==> flow/design.v <==
module vga640x480(
    input wire i_clk,            
    input wire i_pix_stb,        
    input wire i_rst,            
    output wire o_hs,            
    output wire o_vs,            
    output wire o_blanking,      
    output wire o_active,        
    output wire o_screenend,     
    output wire o_animate,       
    output wire [9:0] o_x,       
    output wire [8:0] o_y        
    );
    localparam HS_STA = 16;               
    localparam HS_END = 16 + 96;          
    localparam HA_STA = 16 + 96 + 48;     
    localparam VS_STA = 480 + 10;         
    localparam VS_END = 480 + 10 + 2;     
    localparam VA_END = 480;              
    localparam LINE   = 800;              
    localparam SCREEN = 525;              
    reg [9:0] h_count;   
    reg [9:0] v_count;   
    assign o_hs = ~((h_count >= HS_STA) & (h_count < HS_END));
    assign o_vs = ~((v_count >= VS_STA) & (v_count < VS_END));
    assign o_x = (h_count < HA_STA) ? 0 : (h_count - HA_STA);
    assign o_y = (v_count >= VA_END) ? (VA_END - 1) : (v_count);
    assign o_blanking = ((h_count < HA_STA) | (v_count > VA_END - 1));
    assign o_active = ~((h_count < HA_STA) | (v_count > VA_END - 1)); 
    assign o_screenend = ((v_count == SCREEN - 1) & (h_count == LINE));
    assign o_animate = ((v_count == VA_END - 1) & (h_count == LINE));
    always @ (posedge i_clk)
    begin
        if (i_rst)   
        begin
            h_count <= 0;
            v_count <= 0;
        end
        if (i_pix_stb)   
        begin
            if (h_count == LINE)   
            begin
                h_count <= 0;
                v_count <= v_count + 1;
            end
            else 
                h_count <= h_count + 1;
            if (v_count == SCREEN)   
                v_count <= 0;
        end
    end
endmodule
module blockRunner(
    input wire CLK,              
    input wire RST_BTN,          
    output wire VGA_HS_O,        
    output wire VGA_VS_O,        
    output reg [3:0] VGA_R,      
    output reg [3:0] VGA_G,      
    output reg [3:0] VGA_B,      
    output wire a, ba, c, d, e, f, g,
    output wire a1, ba1, c1, d1, e1, f1, g1,
    output wire a2, ba2, c2, d2, e2, f2, g2,
    output wire a3, ba3, c3, d3, e3, f3, g3,
    input SW0,
    input KEY0,
    input KEY1,
    input KEY2,
    input KEY3
    );
    wire rst = ~RST_BTN;     
    reg [15:0] cnt;
    reg pix_stb;
    always @(posedge CLK)
        if (RST_BTN == 1'b0)
            {pix_stb, cnt} <= 17'd0;
        else
            {pix_stb, cnt} <= cnt + 16'h8000;   
    wire [9:0] x;   
    wire [8:0] y;   
    vga640x480 display (
        .i_clk(CLK),
        .i_pix_stb(pix_stb),
        .i_rst(rst),
        .o_hs(VGA_HS_O),
        .o_vs(VGA_VS_O),
        .o_x(x),
        .o_y(y)
    );
   	wire backDrop, sun, moon, cloud, cloud2, cloud3;
   	assign backDrop = ((x > 0) & (y > 300) & (x < 640) & (y < 477)) ? 1 : 0;
	assign sun = ((x > 475) & (y > 50) & (x < 550) & (y < 125)) ? 1 : 0;
	assign moon = ((x > 475) & (y > 50) & (x < 550) & (y < 125)) ? 1 : 0;
	assign cloud = ((x > cloud1X) & (x < cloud1Width + cloud1X) & (y > 75) & (y < 125)) ? 1 : 0;
	assign cloud2 = ((x > cloud2X) & (x < cloud2Width + cloud2X) & (y > 100) & (y < 150)) ? 1 : 0;
	assign cloud3 = ((x > cloud3X) & (x < cloud3Width + cloud3X) & (y > 85) & (y < 135)) ? 1 : 0;
	assign star = ((x > 20) & (x < 25) & (y > 50) & (y < 55)) ? 1 : 0;
	assign star1 = ((x > 70) & (x < 75) & (y > 125) & (y < 130)) ? 1 : 0;
	assign star2 = ((x > 100) & (x < 105) & (y > 30) & (y < 35)) ? 1 : 0;
	assign star3 = ((x > 150) & (x < 155) & (y > 65) & (y < 70)) ? 1 : 0;
	assign star4 = ((x > 200) & (x < 205) & (y > 20) & (y < 25)) ? 1 : 0;
	assign star5 = ((x > 240) & (x < 245) & (y > 80) & (y < 85)) ? 1 : 0;
	assign star6 = ((x > 300) & (x < 305) & (y > 90) & (y < 95)) ? 1 : 0;
	assign star7 = ((x > 340) & (x < 345) & (y > 40) & (y < 45)) ? 1 : 0;
	assign star8 = ((x > 410) & (x < 415) & (y > 75) & (y < 80)) ? 1 : 0;
	assign star9 = ((x > 450) & (x < 455) & (y > 90) & (y < 95)) ? 1 : 0;
	assign o1left = ((x > 90) & (y > 120) & (x < 120) & (y < 250)) ? 1 : 0;
	assign o1right = ((x > 190) & (y > 120) & (x < 220) & (y < 250)) ? 1 : 0;
	assign o1top = ((x > 90) & (y > 120) & (x < 220) & (y < 150)) ? 1 : 0;
	assign o1bottom = ((x > 90) & (y > 220) & (x < 220) & (y < 250)) ? 1 : 0;
	assign o2left = ((x > 285) & (y > 120) & (x < 315) & (y < 250)) ? 1 : 0;
	assign o2right = ((x > 385 ) & (y > 120) & (x < 415) & (y < 250 )) ? 1 : 0;
	assign o2top = ((x > 285) & (y > 120) & (x < 415) & (y < 150)) ? 1 : 0;
	assign o2bottom = ((x > 285) & (y > 220) & (x < 415) & (y < 250)) ? 1 : 0;
	assign fleft = ((x > 480) & (y > 120) & (x < 510) & (y <  250)) ? 1 : 0;
	assign ftop = ((x > 490) & (y > 120) & (x < 570) & (y < 150)) ? 1 : 0;
	assign fbottom = ((x > 490) & (y > 180) & (x < 550) & (y < 210)) ? 1 : 0;
	reg[9:0] cloud1X, cloud2X, cloud3X;
	reg[9:0] cloud1Width, cloud2Width, cloud3Width;
	reg nightToggle, dayToggle;
always@(posedge CLK)
	begin
		case(s)
			menu: begin
					cloud1X <= 10'd110;
					cloud2X <= 10'd300;
					cloud3X <= 10'd10;
					cloud1Width <= 10'd100;
					cloud2Width <= 10'd100;
					cloud3Width <= 10'd90;
					nightToggle <= 1'd0;
					dayToggle <= 1'd1;
					end
			playingDay: begin
						if(countTime >= 990)
							begin
								cloud1X <= cloud1X + 3'd2;
								cloud2X <= cloud2X + 1'd1;
								cloud3X <= cloud3X + 1'd1;
							end
						if(countDayNight >= 20)
							begin
								nightToggle <= !nightToggle;
								dayToggle <= !dayToggle;
							end
						end
			playingNight: begin
						if(countTime >= 990)
							begin
								cloud1X <= cloud1X + 3'd2;
								cloud2X <= cloud2X + 1'd1;
								cloud3X <= cloud3X + 1'd1;
							end
						if(countDayNight >= 20)
							begin
								nightToggle <= !nightToggle;
								dayToggle <= !dayToggle;
							end
						end		
		endcase
	end
	reg [1:0] s;
	reg [1:0] ns;
	parameter 
		menu = 2'd0,
		lose = 2'd1,
		playingDay = 2'd2,
		playingNight = 2'd3;
always@(posedge CLK or negedge RST_BTN)
begin
	if (RST_BTN == 1'b0)
		begin
			s <= menu;
		end
	else
		begin
			s <= ns;
		end
end
always@(*)
begin
	case(s)
		menu: 	begin
				if(KEY0 == 1'b0)
				begin
					ns = playingDay;
				end
				else
					ns = menu;
				end
		playingDay: begin
				if(hit == 1'b1)
					ns = lose;
				else if(nightToggle)
					ns = playingNight;
				else
					ns = playingDay;
				end
		playingNight: begin
				if(hit == 1'b1)
					ns = lose;
				else if(dayToggle)
					ns = playingDay;
				else
					ns = playingNight;
				end
		lose: begin
				if(KEY1 == 1'b0)
					ns = menu;
				else
					ns = lose;
				end
	endcase
end
sevenSeg ones(oneOut[3], oneOut[2], oneOut[1], oneOut[0], a, ba, c, d, e, f, g);
sevenSeg tens(tenOut[3], tenOut[2], tenOut[1], tenOut[0], a1, ba1, c1, d1, e1, f1, g1);
sevenSeg hunds(hunOut[3], hunOut[2], hunOut[1], hunOut[0], a2, ba2, c2, d2, e2, f2, g2);
sevenSeg thous(thoOut[3], thoOut[2], thoOut[1], thoOut[0], a3, ba3, c3, d3, e3, f3, g3);
reg[3:0] oneCount, oneHi, oneOut;
reg[3:0] tenCount, tenHi, tenOut;
reg[3:0] hunCount, hunHi, hunOut;
reg[3:0] thoCount, thoHi, thoOut;
always@(posedge CLK)
	begin
		if(RST_BTN == 1'b0)
			begin
				oneHi <= 4'd0;
				tenHi <= 4'd0;
				hunHi <= 4'd0;
				thoHi <= 4'd0;
			end
		if(SW0 == 1'b1)
			begin
				oneOut <= oneHi;
				tenOut <= tenHi;
				hunOut <= hunHi;
				thoOut <= thoHi;
			end
		else
			begin
				oneOut <= oneCount;
				tenOut <= tenCount;
				hunOut <= hunCount;
				thoOut <= thoCount;
			end
		case(s)
			menu: begin
					oneCount <= 4'd0;
					tenCount <= 4'd0;
					hunCount <= 4'd0;
					thoCount <= 4'd0;
					end
			playingDay: begin
						if(countTime >= 1_000)
							begin
								oneCount <= oneCount + 1'd1;
								if(oneCount >= 4'd9)
									begin
										tenCount <= tenCount + 1'd1;
										oneCount <= 1'd0;
									end
								if(tenCount > 4'd9)
									begin
										hunCount <= hunCount + 1'd1;
										tenCount <= 1'd0;
									end
								if(hunCount > 4'd9)
									begin
										thoCount <= thoCount + 1'd1;
										hunCount <= 1'd0;
									end
							end
						end
				playingNight: begin
						if(countTime >= 1_000)
							begin
								oneCount <= oneCount + 1'd1;
								if(oneCount >= 4'd9)
									begin
										tenCount <= tenCount + 1'd1;
										oneCount <= 1'd0;
									end
								if(tenCount >= 4'd9)
									begin
										hunCount <= hunCount + 1'd1;
										tenCount <= 1'd0;
									end
								if(hunCount >= 4'd9)
									begin
										thoCount <= thoCount + 1'd1;
										hunCount <= 1'd0;
									end
							end
						end
				lose: begin
						if(thoCount > thoHi)
							begin
								oneHi <= oneCount;
								tenHi <= tenCount;
								hunHi <= hunCount;
								thoHi <= thoCount;
							end
						else if(thoCount == thoHi)
							begin
								if(hunCount > hunHi)
									begin
										oneHi <= oneCount;
										tenHi <= tenCount;
										hunHi <= hunCount;
										thoHi <= thoCount;
									end
								else if(hunCount == hunHi)
									begin
										if(tenCount > tenHi)
											begin
												oneHi <= oneCount;
												tenHi <= tenCount;
												hunHi <= hunCount;
												thoHi <= thoCount;
											end
										else if(tenCount == tenHi)
											begin
												if(oneCount > oneHi)
													begin
														oneHi <= oneCount;
														tenHi <= tenCount;
														hunHi <= hunCount;
														thoHi <= thoCount;
													end
											end
									end
							end
						end				
			endcase
	end
wire bg = ~(backDrop || sun || blocks[0] || blocks[1] || blocks[2] || blocks[3] || dino || cloud || cloud2 || cloud3) && (x >= 1 && x <= 639 && y >= 1 && y <= 479);
always@(*)
	begin
		case(s)
			menu: begin
						VGA_R[3] = backDrop | sun;        
						VGA_G[3] = blocks[0] | blocks[1] | blocks[3] | blocks[2] | sun;  
						VGA_B[3] = dino | bg;         
						VGA_R[2] = backDrop | sun | cloud | cloud2 | cloud3 | bg;         
						VGA_G[2] = blocks[0] | blocks[1] | blocks[3] | blocks[2] | backDrop | sun | cloud | cloud2 | cloud3 | bg;  
						VGA_B[2] = cloud | cloud2 | cloud3 | dino;         
						VGA_R[1] = backDrop | sun | cloud | cloud2 | cloud3 | bg;         
						VGA_G[1] = backDrop | sun | cloud | cloud2 | cloud3 | bg;  
						VGA_B[1] = backDrop | cloud | cloud2 | cloud3 | dino;         
						VGA_R[0] = backDrop | cloud | cloud2 | cloud3;         
						VGA_G[0] = cloud | cloud2 | cloud3;  
						VGA_B[0] = cloud | cloud2 | cloud3 | dino | bg;         
					end
			playingDay: begin
						VGA_R[3] = backDrop | sun;         
						VGA_G[3] = blocks[0] | blocks[1] | blocks[3] | blocks[2] | sun;  
						VGA_B[3] = dino | bg;         
						VGA_R[2] = backDrop | sun | cloud | cloud2 | cloud3 | bg;         
						VGA_G[2] = backDrop | blocks[0] | blocks[1] | blocks[3] | blocks[2] | sun | cloud | cloud2 | cloud3 | bg;  
						VGA_B[2] = dino | cloud | cloud2 | cloud3;         
						VGA_R[1] = backDrop | sun | cloud | cloud2 | cloud3 | bg;         
						VGA_G[1] = backDrop | sun | cloud | cloud2 | cloud3 | bg; 
						VGA_B[1] = backDrop | dino | cloud | cloud2 | cloud3;         
						VGA_R[0] = backDrop | cloud | cloud2 | cloud3;         
						VGA_G[0] = cloud | cloud2 | cloud3;  
						VGA_B[0] = dino | cloud | cloud2 | cloud3 | bg;         
					end
			playingNight: begin
						VGA_R[3] = moon | star | star1 | star2 | star3 | star4 | star5 | star6 | star7 | star8 | star9;
						VGA_G[3] = moon | star | star1 | star2 | star3 | star4 | star5 | star6 | star7 | star8 | star9 | blocks[0] | blocks[1] | blocks[3] | blocks[2];  
						VGA_B[3] = dino | moon | star | star1 | star2 | star3 | star4 | star5 | star6 | star7 | star8 | star9;         
						VGA_R[2] = backDrop | moon | cloud | cloud2 | cloud3 |star | star1 | star2 | star3 | star4 | star5 | star6 | star7 | star8 | star9;         
						VGA_G[2] = backDrop | moon | cloud | cloud2 | cloud3 | star | star1 | star2 | star3 | star4 | star5 | star6 | star7 | star8 | star9 | blocks[0] | blocks[1] | blocks[3] | blocks[2];  
						VGA_B[2] = dino | cloud | cloud2 | cloud3 | moon | star | star1 | star2 | star3 | star4 | star5 | star6 | star7 | star8 | star9;         
						VGA_R[1] = backDrop | moon | cloud | cloud2 | cloud3 | star | star1 | star2 | star3 | star4 | star5 | star6 | star7 | star8 | star9;         
						VGA_G[1] = backDrop | moon | cloud | cloud2 | cloud3 | star | star1 | star2 | star3 | star4 | star5 | star6 | star7 | star8 | star9; 
						VGA_B[1] = backDrop | dino | cloud | cloud2 | cloud3 | moon | star | star1 | star2 | star3 | star4 | star5 | star6 | star7 | star8 | star9;         
						VGA_R[0] = backDrop | cloud | cloud2 | cloud3 | moon | star | star1 | star2 | star3 | star4 | star5 | star6 | star7 | star8 | star9;         
						VGA_G[0] = cloud | cloud2 | cloud3 | moon | star | star1 | star2 | star3 | star4 | star5 | star6 | star7 | star8 | star9;  
						VGA_B[0] = dino | cloud | cloud2 | cloud3 | moon | star | star1 | star2 | star3 | star4 | star5 | star6 | star7 | star8 | star9;         
						end
			lose: begin
						VGA_R[0] = backDrop;         
						VGA_G[0] = blocks[0] | blocks[1] | blocks[3] | blocks[2];  
						VGA_B[0] = 0;         
						VGA_R[1] = backDrop | o1left | o1right | o1bottom | o1top | o2left | o2right | o2top | o2bottom | fleft | ftop | fbottom;         
						VGA_G[1] = 0;  
						VGA_B[1] = 0;        
						VGA_R[2] = backDrop;         
						VGA_G[2] = 0; 
						VGA_B[2] = 0;         
						VGA_R[3] = backDrop | o1left | o1right | o1bottom | o1top | o2left | o2right | o2top | o2bottom | fleft | ftop | fbottom;         
						VGA_G[3] = 0;  
						VGA_B[3] = 0;         
					end
		endcase
end
wire dino;
reg[9:0] dinoX;
reg[8:0] dinoY;
reg[9:0] dinoWidth;
reg[8:0] dinoHeight;
reg[1:0] direction;
reg[7:0] speedD;
reg[19:0] count;
reg[7:0] count2;
reg st_count2;
always@(posedge CLK)
	begin
		case(s)
		menu: 		begin
					dinoX <= 75;
					dinoWidth <= 15;
					dinoHeight <= 40;			
				end
		playingDay: begin
			if(KEY2 == 1'b0)  
				begin
					dinoX <= 75;
					dinoWidth <= 15;
					dinoHeight <= 20;
					speedD <= 2;
				end
			else 
				begin
					dinoX <= 75;
					dinoWidth <= 15;
					dinoHeight <= 40;
					speedD <= 2;
				end
			end
		playingNight: begin
			if(KEY2 == 1'b0)  
				begin
					dinoX <= 75;
					dinoWidth <= 15;
					dinoHeight <= 20;
					speedD <= 2;
				end
			else 
				begin
					dinoX <= 75;
					dinoWidth <= 15;
					dinoHeight <= 40;
					speedD <= 2;
				end
			end
		endcase
	end
always@(posedge CLK)
	begin
		if(RST_BTN == 1'b0)
			begin
				count <= 20'd0;
				count2 <= 8'd0;
				st_count2 <= 1'b0;
			end
		else
		begin
		if(count == 20'd5000)
			begin
				count <= 20'd0;
			end
		else
			begin
				count <= count + 20'd1;
			end
		if (st_count2 == 1'b1)
			begin
				if (count2 <= 8'd90)
					begin
						if (count == 20'd5000)
							begin
								count2 <= count2 + 1'b1;
							end
					end
				else
					begin
						st_count2 <= 1'b0;
						count2 <= 8'd0;
					end
			end
		case(s)
			playingDay: begin
						if(KEY3 == 1'b0)
							begin
								st_count2 <= 1'b1;
							end
						else if(KEY2 == 1'b0 && st_count2 == 1'b1)
							begin
								count2 <= 8'd90;
							end
						end
			playingNight: begin
						if(KEY3 == 1'b0)
							begin
								st_count2 <= 1'b1;
							end
						else if(KEY2 == 1'b0 && st_count2 == 1'b1)
							begin
								count2 <= 8'd90;
							end
						end
		endcase
		end
end
assign dino = ((x > dinoX) & (x < dinoWidth + dinoX) & (y > dinoY) & (y < dinoHeight + dinoY)) ? 1 : 0;
always@(posedge CLK)
	begin
		case(s)
			menu: begin
					dinoY <= 260;
					direction <= 2'd3;
					end
			playingDay: begin
					if(count == 20'd5000)  
						begin
							if(direction == 2'b1)
								begin
									dinoY <= dinoY - speedD;
								end
							else if(direction == 2'd2)
								begin
									dinoY <= dinoY + speedD;
								end
							else if (direction == 2'd3)
								begin
									dinoY <= dinoY;
								end
							if(count2 > 8'd0 && count2 <= 8'd45)
								begin
									direction <= 2'b1;
								end
							else if(count2 >= 8'd45 && count2 <= 8'd90)
								begin
									direction <= 2'd2;
								end
							else if(count2 == 8'd0)
								begin
									direction <= 2'd3;
								end
							end
							else if(KEY2 == 1'b0  && (count2 >= 90 || count2 == 0))  
								begin
									dinoY <= 280;
								end
							else if(count2 >= 90 || count2 == 0)
								begin
									dinoY <= 260;
								end
						end
			playingNight: begin
					if(count == 20'd5000)  
						begin
							if(direction == 2'b1)
								begin
									dinoY <= dinoY - speedD;
								end
							else if(direction == 2'd2)
								begin
									dinoY <= dinoY + speedD;
								end
							else if (direction == 2'd3)
								begin
									dinoY <= dinoY;
								end
							if(count2 > 8'd0 && count2 <= 8'd45)
								begin
									direction <= 2'b1;
								end
							else if(count2 >= 8'd45 && count2 <= 8'd90)
								begin
									direction <= 2'd2;
								end
							else if(count2 == 8'd0)
								begin
									direction <= 2'd3;
								end
							end
							else if(KEY2 == 1'b0  && (count2 >= 90 || count2 == 0))
								begin
									dinoY <= 280;
								end
							else if(count2 >= 90 || count2 == 0)
								begin
									dinoY <= 260;
								end
					end
		endcase
end
	randomBlock randGen(CLK, rstRand, rstSeed, seed, ranHeight, ranWidth, ranY);
	reg rstRand;
	wire[3:0] blocks;
	reg[9:0] b1X, b2X, b3X, b4X;
	reg[8:0] b1Y, b2Y, b3Y, b4Y;
	wire[8:0] ranY;
	reg[9:0] b1Width, b2Width, b3Width, b4Width;
	wire[8:0] ranWidth;
	reg[8:0] b1Height, b2Height, b3Height, b4Height;
	wire[8:0] ranHeight;
	reg[7:0] speedB;
	reg[19:0] countB1, countB2;
	reg[25:0] countTime;
	reg[5:0] countTime2, countDayNight;
	assign blocks[0] = ((x > b1X) & (x < b1Width + b1X) & (y > b1Y) & (y < b1Height + b1Y)) ? 1 : 0;
	assign blocks[1] = ((x > b2X) & (x < b2Width + b2X) & (y > b2Y) & (y < b2Height + b2Y)) ? 1 : 0;
	assign blocks[2] = ((x > b3X) & (x < b3Width + b3X) & (y > b3Y) & (y < b3Height + b3Y)) ? 1 : 0;
	assign blocks[3] = ((x > b4X) & (x < b4Width + b4X) & (y > b4Y) & (y < b4Height + b4Y)) ? 1 : 0;
always@(posedge CLK) 
	begin
		if(RST_BTN == 1'b0)
			begin
				countTime <= 26'd0;
				countB1 <= 20'd0;
			end
		case(s)
			menu: begin
				b1Width <= 20;
				b2Width <= 20;
				b3Width <= 20;
				b4Width <= 25;
				b1Height <= 20;
				b2Height <= 40;
				b3Height <= 30;
				b4Height <= 10;
				b1Y <= 280;
				b2Y <= 260;
				b3Y <= 270;
				b4Y <= 260;
				b1X <= 10;
				b2X <= 690;
				b3X <= 460;
				b4X <= 230;
				speedB <= 1;
				countTime2 <= 1'd0;
				countDayNight <= 1'd0;
				rstRand <= 1'b0;
				end
			playingDay:	begin
					rstRand <= 1'b1;				
					if(blocks[0] == 1'b1 && (b1X < 1 || b1X > 679))
						begin
							b2Width <= ranWidth;
							b2Height <= ranHeight;
							b2Y <= ranY;
						end
					if(blocks[1] == 1'b1 && (b2X < 1 || b2X > 679))
						begin
							b3Width <= ranWidth;
							b3Height <= ranHeight;
							b3Y <= ranY;
						end
					if(blocks[2] == 1'b1 && (b3X < 1 || b3X > 679))
						begin
							b4Width <= ranWidth;
							b4Height <= ranHeight;
							b4Y <= ranY;
						end
					if(blocks[3] == 1'b1 && (b4X < 1 || b4X > 679))
						begin
							b1Width <= ranWidth;
							b1Height <= ranHeight;
							b1Y <= ranY;
						end
					countTime <= countTime + 1'd1;
					countB1 <= countB1 + 1'd1;
					if(countB1 == 20'd5000)
						begin
							b1X <= b1X - speedB;
							b2X <= b2X - speedB;
							b3X <= b3X - speedB;
							b4X <= b4X - speedB;
							countB1 <= 20'd0;
						end
					if(countTime >= 1_000)
						begin
							countTime <= 0;
							countTime2 <= countTime2 + 1'd1;
							countDayNight <= countDayNight + 1'd1;
						end
					if(countTime2 >= 5'd30 && speedB <= 5'd3)
						begin
							speedB <= speedB + 1'd1;
							countTime2 <= 1'd0;
						end
					if(countDayNight >= 5'd20)
						begin
							countDayNight <= 5'd0;
						end
				end
			playingNight:	begin
					rstRand <= 1'b1;
					if(blocks[0] == 1'b1 && (b1X < 1 || b1X > 679))
						begin
							b1Width <= ranWidth;
							b1Height <= ranHeight;
							b1Y <= ranY;
						end
					if(blocks[1] == 1'b1 && (b2X < 1 || b2X > 679))
						begin
							b2Width <= ranWidth;
							b2Height <= ranHeight;
							b2Y <= ranY;
						end
					if(blocks[2] == 1'b1 && (b3X < 1 || b3X > 679))
						begin
							b3Width <= ranWidth;
							b3Height <= ranHeight;
							b3Y <= ranY;
						end
					if(blocks[3] == 1'b1 && (b4X < 1 || b4X > 679))
						begin
							b4Width <= ranWidth;
							b4Height <= ranHeight;
							b4Y <= ranY;
						end
					countTime <= countTime + 1'd1;
					countB1 <= countB1 + 1'd1;
					if(countB1 == 20'd5000)
						begin
							b1X <= b1X - speedB;
							b2X <= b2X - speedB;
							b3X <= b3X - speedB;
							b4X <= b4X - speedB;
							countB1 <= 20'd0;
						end
					if(countTime >= 1_000)
						begin
							countTime <= 0;
							countTime2 <= countTime2 + 1'd1;
							countDayNight <= countDayNight + 1'd1;
						end
					if(countTime2 >= 5'd30 && speedB <= 5'd3)
						begin
							speedB <= speedB + 1'd1;
							countTime2 <= 1'd0;
						end
					if(countDayNight >= 5'd20)
						begin
							countDayNight <= 5'd0;
						end
				end
		endcase
	end
reg[2:0] seedCount, seed;
reg rstSeed;
always@(posedge CLK)
	begin
		case(s)
			menu: begin
					rstSeed <= 1'b1;
					seedCount <= 1'b0;
					end
			playingDay: begin
							rstSeed <= 1'b1;
							seedCount <= seedCount + 1'd1;
							if(seedCount >= 3'd8)
								begin
									seedCount <= 3'd0;
								end
							if(KEY3 == 1'b0 || KEY2 == 1'b0)
								begin
									rstSeed <= 1'b0;
									seed <= seedCount;
								end
							end
			playingNight: begin
							rstSeed <= 1'b1;
							seedCount <= seedCount + 1'd1;
							if(seedCount >= 3'd8)
								begin
									seedCount <= 3'd0;
								end
							if(KEY3 == 1'b0 || KEY2 == 1'b0)
								begin
									rstSeed <= 1'b0;
									seed <= seedCount;
								end
							end
		endcase
	end
wire hit;
assign hit = ((dino && blocks[0]) || (dino && blocks[1]) || (dino && blocks[3]) || (dino && blocks[2]));
endmodule
module sevenSeg(a, b, c, d, o1, o2, o3, o4, o5, o6, o7);
	input a, b, c, d; 
	output o1, o2, o3, o4, o5, o6, o7;
	assign o1 =~((~b&~d) | (~a&c) | (b&c) | (a&~d) | (~a&b&d) | (a&~b&~c));
	assign o2 =~((~a&~b) | (~b&~d) | (~a&~c&~d) | (~a&c&d) | (a&~c&d));
	assign o3 =~((~a&~c) | (~a&d) | (~c&d) | (~a&b) | (a&~b));
	assign o4 =~((~a&~b&~d) | (~b&c&d) | (b&~c&d) | (b&c&~d) | (a&~c&~d));
	assign o5 =~((~b&~d) | (c&~d) | (a&c) | (a&b));
	assign o6 =~((~c&~d) | (b&~d) | (a&~b) | (a&c) | (~a&b&~c));
	assign o7 =~((~b&c) | (c&~d) | (a&~b) | (a&d) | (~a&b&~c));
endmodule 
module linearFeedShiftReg(
input clk, rst, rstSeed,
input[2:0] seed,
output reg[2:0] out
);
always@(posedge clk)
	begin
		if(rst == 1'b0)
			out <= seed;
		else
			out <= {out[1]^out[2], out[2:0]};
	end
endmodule
module randomBlock(
input clk, rst, rstSeed,
input[2:0] seed,
output reg[5:0] height, width,
output reg[8:0] yVal
);
reg[2:0] S, NS;
wire[2:0] out;
linearFeedShiftReg regboi(clk, rstSeed, seed, out);
parameter
	blockT1 = 3'b000,
	blockT2 = 3'b001,
	blockT3 = 3'b010,
	blockT4 = 3'b011,
	blockT5 = 3'b100,
	blockT6 = 3'b101,
	blockT7 = 3'b110,
	blockT8 = 3'b111;
always@(posedge clk or negedge rst)
	begin
		if(rst == 1'b0)
			S <= blockT1;
		else
			S <= NS;
	end
always@(posedge clk)
	begin
		case(S)
			blockT1: begin
						height <= 6'd20;
						width <= 6'd20;
						yVal <= 9'd280;
						NS <= blockT2;
						end
			blockT2: begin
						height <= 6'd40;
						width <= 6'd15;
						yVal <= 9'd260;
						NS <= blockT3;
						end
			blockT3: begin
						height <= 6'd30;
						width <= 6'd10;
						yVal <= 9'd270;
						NS <= blockT4;
						end
			blockT4: begin
						height <= 6'd40;
						width <= 6'd20;
						yVal <= 9'd260;
						NS <= blockT5;
						end
			blockT5: begin
						height <= 6'd35;
						width <= 6'd20;
						yVal <= 9'd265;
						NS <= blockT6;
						end
			blockT6: begin
						height <= 6'd10;
						width <= 6'd25;
						yVal <= 9'd270;
						NS <= blockT7;
						end
			blockT7: begin
						height <= 6'd10;
						width <= 6'd25;
						yVal <= 9'd280;
						NS <= blockT8;
						end
			blockT8: begin
						height <= 6'd10;
						width <= 6'd25;
						yVal <= 9'd260;
						NS <= blockT1;
						end
			default: NS <= out;
		endcase
	end
endmodule
== From RTL to reports: blockRunner ==
Tool output for the design above, in the order of the flow.
Line numbers count from 1 in the design file above.
Library cell names are shortened.
The mark - stands for no value.

* Design top: blockRunner
* Clock port: CLK
* Cell library: sky130hd
* Timing corner: tt_025C_1v80

== Elaborated design ==
Yosys after proc, flatten, opt, wreduce and memory -nomap, before mapping. Memory bits, and registers merged into a memory's read port (data or address), are not among the register bits. Print and check cells are not counted.
Yosys's memory passes give these memory sizes; they may raise the number of words (mostly to a power of two), join words into wider ones and drop unused or constant bits.

* Flip-flop bits (word level): 405
* Bits in read-only memories: 152
* Clocked read ports x word width: 19
* Memories: 1
* Input bits: 7
* Output and inout bits: 42
* Word-level cells: 1026

{| class="wikitable"
|+ Memories
! memory !! depth !! width !! rd ports !! wr ports !! line !! text
|-
| (name not given) || 8 || 19 || 1 || 0 || 836 || <nowiki>case(S)</nowiki>
|}

* Add/subtract/negate cells: 36
* $lt $le $gt $ge: 129
* Equal/unequal tests: 39
* Multiplexer cells: 200
* Bitwise gates (word level): 509
* Reductions and logical operators: 59

{| class="wikitable"
|+ Operator list
! cell !! number
|-
| OR 1 bit || 247
|-
| 2-to-1 mux 4 bit || 57
|-
| case mux 9 bit (select 3 bit) || 8
|-
| bitwise AND 1 bit || 213
|-
| 2-to-1 mux 10 bit || 19
|-
| case mux 10 bit (select 2 bit) || 7
|-
| 2-to-1 mux 9 bit || 14
|-
| case mux 10 bit (select 3 bit) || 4
|-
| greater-than comparator 10 x 9 -> 1 bit with constant B || 9
|-
| 2-to-1 mux 26 bit || 3
|-
| greater-than comparator 9 x 7 -> 1 bit with constant B || 8
|-
| greater-than comparator 10 bit || 7
|-
| < comparator 10 bit || 7
|-
| < comparator 10 x 9 -> 1 bit with constant B || 7
|-
| 2-to-1 mux 20 bit || 3
|-
| 2-to-1 mux 8 bit || 7
|-
| >= comparator 26 x 10 -> 1 bit with constant B || 2
|-
| < comparator 10 x 7 -> 1 bit with constant B || 5
|-
| < comparator 10 x 8 -> 1 bit with constant B || 5
|-
| NOT 1 bit || 49
|-
| < comparator 9 x 7 -> 1 bit with constant B || 5
|-
| < comparator 9 x 8 -> 1 bit with constant B || 5
|-
| adder 9 bit || 5
|-
| greater-than comparator 9 bit || 5
|-
| < comparator 9 bit || 5
|-
| adder 10 x 1 -> 10 bit with constant B || 4
|-
| < comparator 10 x 1 -> 1 bit with constant B || 4
|-
| adder 10 bit || 4
|}

Other operator kinds: 77; their cells: 254.

== Longest topological paths ==
Depth = most cells in a row (Yosys ltp): at word level without a register or memory, in the mapped netlist without a sequential cell, where the memories' decode and read muxes count.

* Depth after elaboration: 26
* ABC_AREA: 1
* Mapped depth: 26
* Gate-level depth less buffers: 25

== Mapped cells and area ==
Source: synth_stat.txt of the flow (Yosys; design flattened, memories mapped). It holds for the ABC_AREA given above (unset counts as 0); a run with the other value may have another netlist.
The area totals of this step are shown rounded.

* Standard cells after synthesis: 3375
* Synthesis area: 25900 sq um
* Flip-flops: 332

{| class="wikitable"
|+ Cell types
! type !! number
|-
| edfxtp_1 || 233
|-
| ha_1 || 305
|-
| nand2_1 || 639
|-
| inv_1 || 515
|-
| dfxtp_1 || 92
|-
| nor2_1 || 424
|-
| a21oi_1 || 218
|-
| nand3_1 || 176
|-
| o21ai_0 || 165
|-
| xor2_1 || 86
|-
| nor3_1 || 77
|-
| nand4_1 || 58
|-
| fa_1 || 14
|-
| xnor2_1 || 22
|-
| a31oi_1 || 27
|-
| a211oi_1 || 21
|-
| dfrtp_1 || 6
|-
| nor4_1 || 24
|}

Other cell types: 45; their cells: 273.

== Path before layout ==
OpenSTA on the mapped netlist: ideal clock, no wires. The path of least setup slack (recovery checks aside). Input and output delay are each 20% of the period. Register names are those of the netlist, which keeps one name where synthesis merged equal registers.

* Path type: register to output
* From: reg b3X[0]
* To: out VGA_G[3]
* Clock period: 10.0 ns
* Time at the first pin: 0.000 ns
* Arrival: 3.178 ns
* Required time: 8.000 ns
* Setup slack: 4.822 ns
* Path delay: 3.178 ns
* Driving pins on the path: 26
* Synthesis period reached: 5.178 ns

"path delay" = arrival - input delay + setup time.
At an output port there is no setup time.
"driving pins on the path" counts driving pins, that of a launching flip-flop among them; a cell with two outputs on the path counts twice.
"synthesis period reached" = period - worst setup slack (recovery checks aside). The figure is calculated, with input and output delays left at 20% of the set period.
Between the ends stands the longest chain of elaborated cells between them, by number of cells; it is not shown to be the way that was timed. Of several equally long chains one is given.
A line is the first line of the expression or statement that the cell stems from. Yosys adds cells for indexed reads and writes and turns some case tables into memories.
A register here has more assigning lines than the two given.

* Path through: edfxtp_1 ha_1 fa_1 nand2_1 nand2_1 a21oi_1 nor2_1 o21ai_0 nor2_1 xor2_1 ha_1 nand2_1 inv_1 nand2_1 nand4_1 nor2_1 o21ai_1 nor2_1 nand3_1 nor2_1 nor2_1 nand3_1 nand2_1 o21ai_0 nand2_1 nand2_1
* Length of the longest elaborated chain: 9
* Elaborated cells between the ends (all ways): 11
* Classes of those cells: add/sub: 1; compare: 2; mux: 2; logic: 6

{| class="wikitable"
|+ Ends and longest elaborated chain, post-synthesis
! item !! line !! text
|-
| from (decl) || 594 || <nowiki>reg[9:0] b1X, b2X, b3X, b4X;</nowiki>
|-
| from (assign) || 671 || <nowiki>b3X <= b3X - speedB;</nowiki>
|-
| from (assign) || 723 || <nowiki>b3X <= b3X - speedB;</nowiki>
|-
| adder 10 bit || 607 || <nowiki>assign blocks[2] = ((x > b3X) & (x < b3Width + b3X) & (y > b3Y) & (y < b3Height + b3Y)) ? 1 : 0;</nowiki>
|-
| < comparator 10 bit || 607 ||
|-
| bitwise AND 1 bit x3 || 607 ||
|-
| 2-to-1 mux 1 bit || 607 ||
|-
| OR 1 bit x2 || 356 || <nowiki>VGA_G[3] = blocks[0] | blocks[1] | blocks[3] | blocks[2] | sun;</nowiki>
|-
| case mux 1 bit (select 3 bit) || 339 || <nowiki>case(s)</nowiki>
|-
| to (decl) || 59 || <nowiki>output reg [3:0] VGA_G,</nowiki>
|}

== Path in the finished layout ==
Path of least setup slack in the final report of record 1 (OpenROAD, finished layout, wires in). Where an end is a register, its clock arrival counts in the times.

* Path type: register to output
* From: reg display.h_count[6]
* To: out VGA_B[0]
* Clock period: 10.0 ns
* Time at the first pin: 0.59 ns
* Arrival: 5.50 ns
* Required time: 8.00 ns
* Setup slack: 2.50 ns
* Driving pins on the path: 25

Between the ends stands the longest chain of elaborated cells between them, by number of cells; it is not shown to be the way that was timed. Of several equally long chains one is given.
A register here has more assigning lines than the two given.

* Path through: edfxtp_1 inv_1 ha_1 inv_1 nand2_1 nand2_1 nand2_1 nand3_4 inv_1 buf_16 ha_1 nand2_1 nor2_1 and3_1 nand3_1 o21ai_1 nor2_1 nand3_1 nor2_1 nor2_1 nand4_1 o21ai_0 nand2_1 nand2_1 clkdlybuf4s50_1
* Length of the longest elaborated chain: 22
* Elaborated cells between the ends (all ways): 159
* Classes of those cells: add/sub: 1; compare: 43; mux: 22; logic: 80; reduce/logical: 13

{| class="wikitable"
|+ Ends and longest elaborated chain, after layout
! item !! line !! text
|-
| from (decl) || 22 || <nowiki>reg [9:0] h_count;</nowiki>
|-
| from (assign) || 36 || <nowiki>h_count <= 0;</nowiki>
|-
| from (assign) || 47 || <nowiki>h_count <= h_count + 1;</nowiki>
|-
| < comparator 10 x 8 -> 1 bit || 26 || <nowiki>assign o_x = (h_count < HA_STA) ? 0 : (h_count - HA_STA);</nowiki>
|-
| 2-to-1 mux 10 bit || 26 ||
|-
| greater-than comparator 10 x 7 -> 1 bit || 507 || <nowiki>assign dino = ((x > dinoX) & (x < dinoWidth + dinoX) & (y > dinoY) & (y < dinoHeight + dinoY)) ? 1 : 0;</nowiki>
|-
| bitwise AND 1 bit x3 || 507 ||
|-
| 2-to-1 mux 1 bit || 507 ||
|-
| OR 1 bit x14 || 380 || <nowiki>VGA_B[0] = dino | cloud | cloud2 | cloud3 | moon | star | star1 | star2 | star3 | star4 | star5 | star6 | star ...</nowiki>
|-
| case mux 1 bit (select 4 bit) || 339 || <nowiki>case(s)</nowiki>
|-
| to (decl) || 60 || <nowiki>output reg [3:0] VGA_B,</nowiki>
|}

Flow measurements of blockRunner on sky130hd: 4 stored runs with different settings, listed in no order. Input and output delays are each 20% of the period that was set; the output load is 0.01 pF.
"period reached" means the clock period less the worst setup slack. The figure is calculated, with input and output delays left at 20% of the set period.
"worst setup path time" means the part of the period allowed to the worst setup path (the constraints hold back 20% at inputs and 20% at outputs) less its slack; where the path has registers, the arrival times of their clocks count too.
Measured values are rounded.

=== Record 1 ===
{| class="wikitable"
! Setting !! Value
|-
| ABC_AREA || 1
|-
| CAP_MARGIN || 35
|-
| CELL_PAD_IN_SITES_DETAIL_PLACEMENT || 2
|-
| CELL_PAD_IN_SITES_GLOBAL_PLACEMENT || 2
|-
| CORE_ASPECT_RATIO || 0.6
|-
| CORE_MARGIN || 7
|-
| CORE_UTILIZATION || 40
|-
| CTS_CLUSTER_SIZE || 84
|-
| GPL_TIMING_DRIVEN || 0
|-
| MAX_ROUTING_LAYER || met4
|-
| SETUP_SLACK_MARGIN || 0.16
|-
| SLEW_MARGIN || 0
|-
| TNS_END_PERCENT || 15
|-
| period_ns || 10.0
|-
! Result !! Value
|-
| Worst setup path time || 5.50 ns
|-
| Critical path type || register to output
|-
| Standard-cell area after layout || 29200 sq um
|-
| Netlist area reported by Yosys || 25900 sq um
|-
| Overall die area || 72300 sq um
|-
| Period reached || 7.505 ns
|-
| Worst setup slack after layout || 2.50 ns
|-
| Setup TNS || 0.000 ns
|}

=== Record 2 ===
{| class="wikitable"
! Setting !! Value
|-
| ABC_AREA || 1
|-
| CAP_MARGIN || 25
|-
| CELL_PAD_IN_SITES_DETAIL_PLACEMENT || 2
|-
| CELL_PAD_IN_SITES_GLOBAL_PLACEMENT || 2
|-
| CORE_ASPECT_RATIO || 0.6
|-
| CORE_MARGIN || 7
|-
| CORE_UTILIZATION || 40
|-
| CTS_CLUSTER_SIZE || 84
|-
| GPL_ROUTABILITY_DRIVEN || 0
|-
| GPL_TIMING_DRIVEN || 0
|-
| MAX_ROUTING_LAYER || met5
|-
| SETUP_SLACK_MARGIN || 0.16
|-
| SLEW_MARGIN || 0
|-
| TNS_END_PERCENT || 15
|-
| period_ns || 10.0
|-
! Result !! Value
|-
| Period reached || 7.853 ns
|-
| Worst setup slack after layout || 2.15 ns
|-
| Netlist area reported by Yosys || 25900 sq um
|-
| Overall die area || 72300 sq um
|-
| Worst setup path time || 5.85 ns
|-
| Critical path type || register to output
|-
| Setup TNS || 0.000 ns
|-
| Standard-cell area after layout || 29100 sq um
|}

=== Record 3 ===
{| class="wikitable"
! Setting !! Value
|-
| CORE_UTILIZATION || 40
|-
| period_ns || 10.0
|-
| CAP_MARGIN || 20
|-
| CORE_MARGIN || 2
|-
| SLEW_MARGIN || 20
|-
! Result !! Value
|-
| Standard-cell area after layout || 28200 sq um
|-
| Worst setup path time || 6.21 ns
|-
| Critical path type || register to output
|-
| Netlist area reported by Yosys || 25400 sq um
|-
| Setup TNS || 0.000 ns
|-
| Overall die area || 65400 sq um
|-
| Period reached || 8.206 ns
|-
| Worst setup slack after layout || 1.79 ns
|}

=== Record 4 ===
{| class="wikitable"
! Setting !! Value
|-
| CAP_MARGIN || 15
|-
| CORE_MARGIN || 6
|-
| MIN_ROUTING_LAYER || met2
|-
| period_ns || 10.0
|-
| CORE_UTILIZATION || 40
|-
| SLEW_MARGIN || 20
|-
! Result !! Value
|-
| Overall die area || 69600 sq um
|-
| Worst setup path time || 6.52 ns
|-
| Critical path type || register to output
|-
| Netlist area reported by Yosys || 25400 sq um
|-
| Worst setup slack after layout || 1.48 ns
|-
| Standard-cell area after layout || 28300 sq um
|-
| Setup TNS || 0.000 ns
|-
| Period reached || 8.522 ns
|}
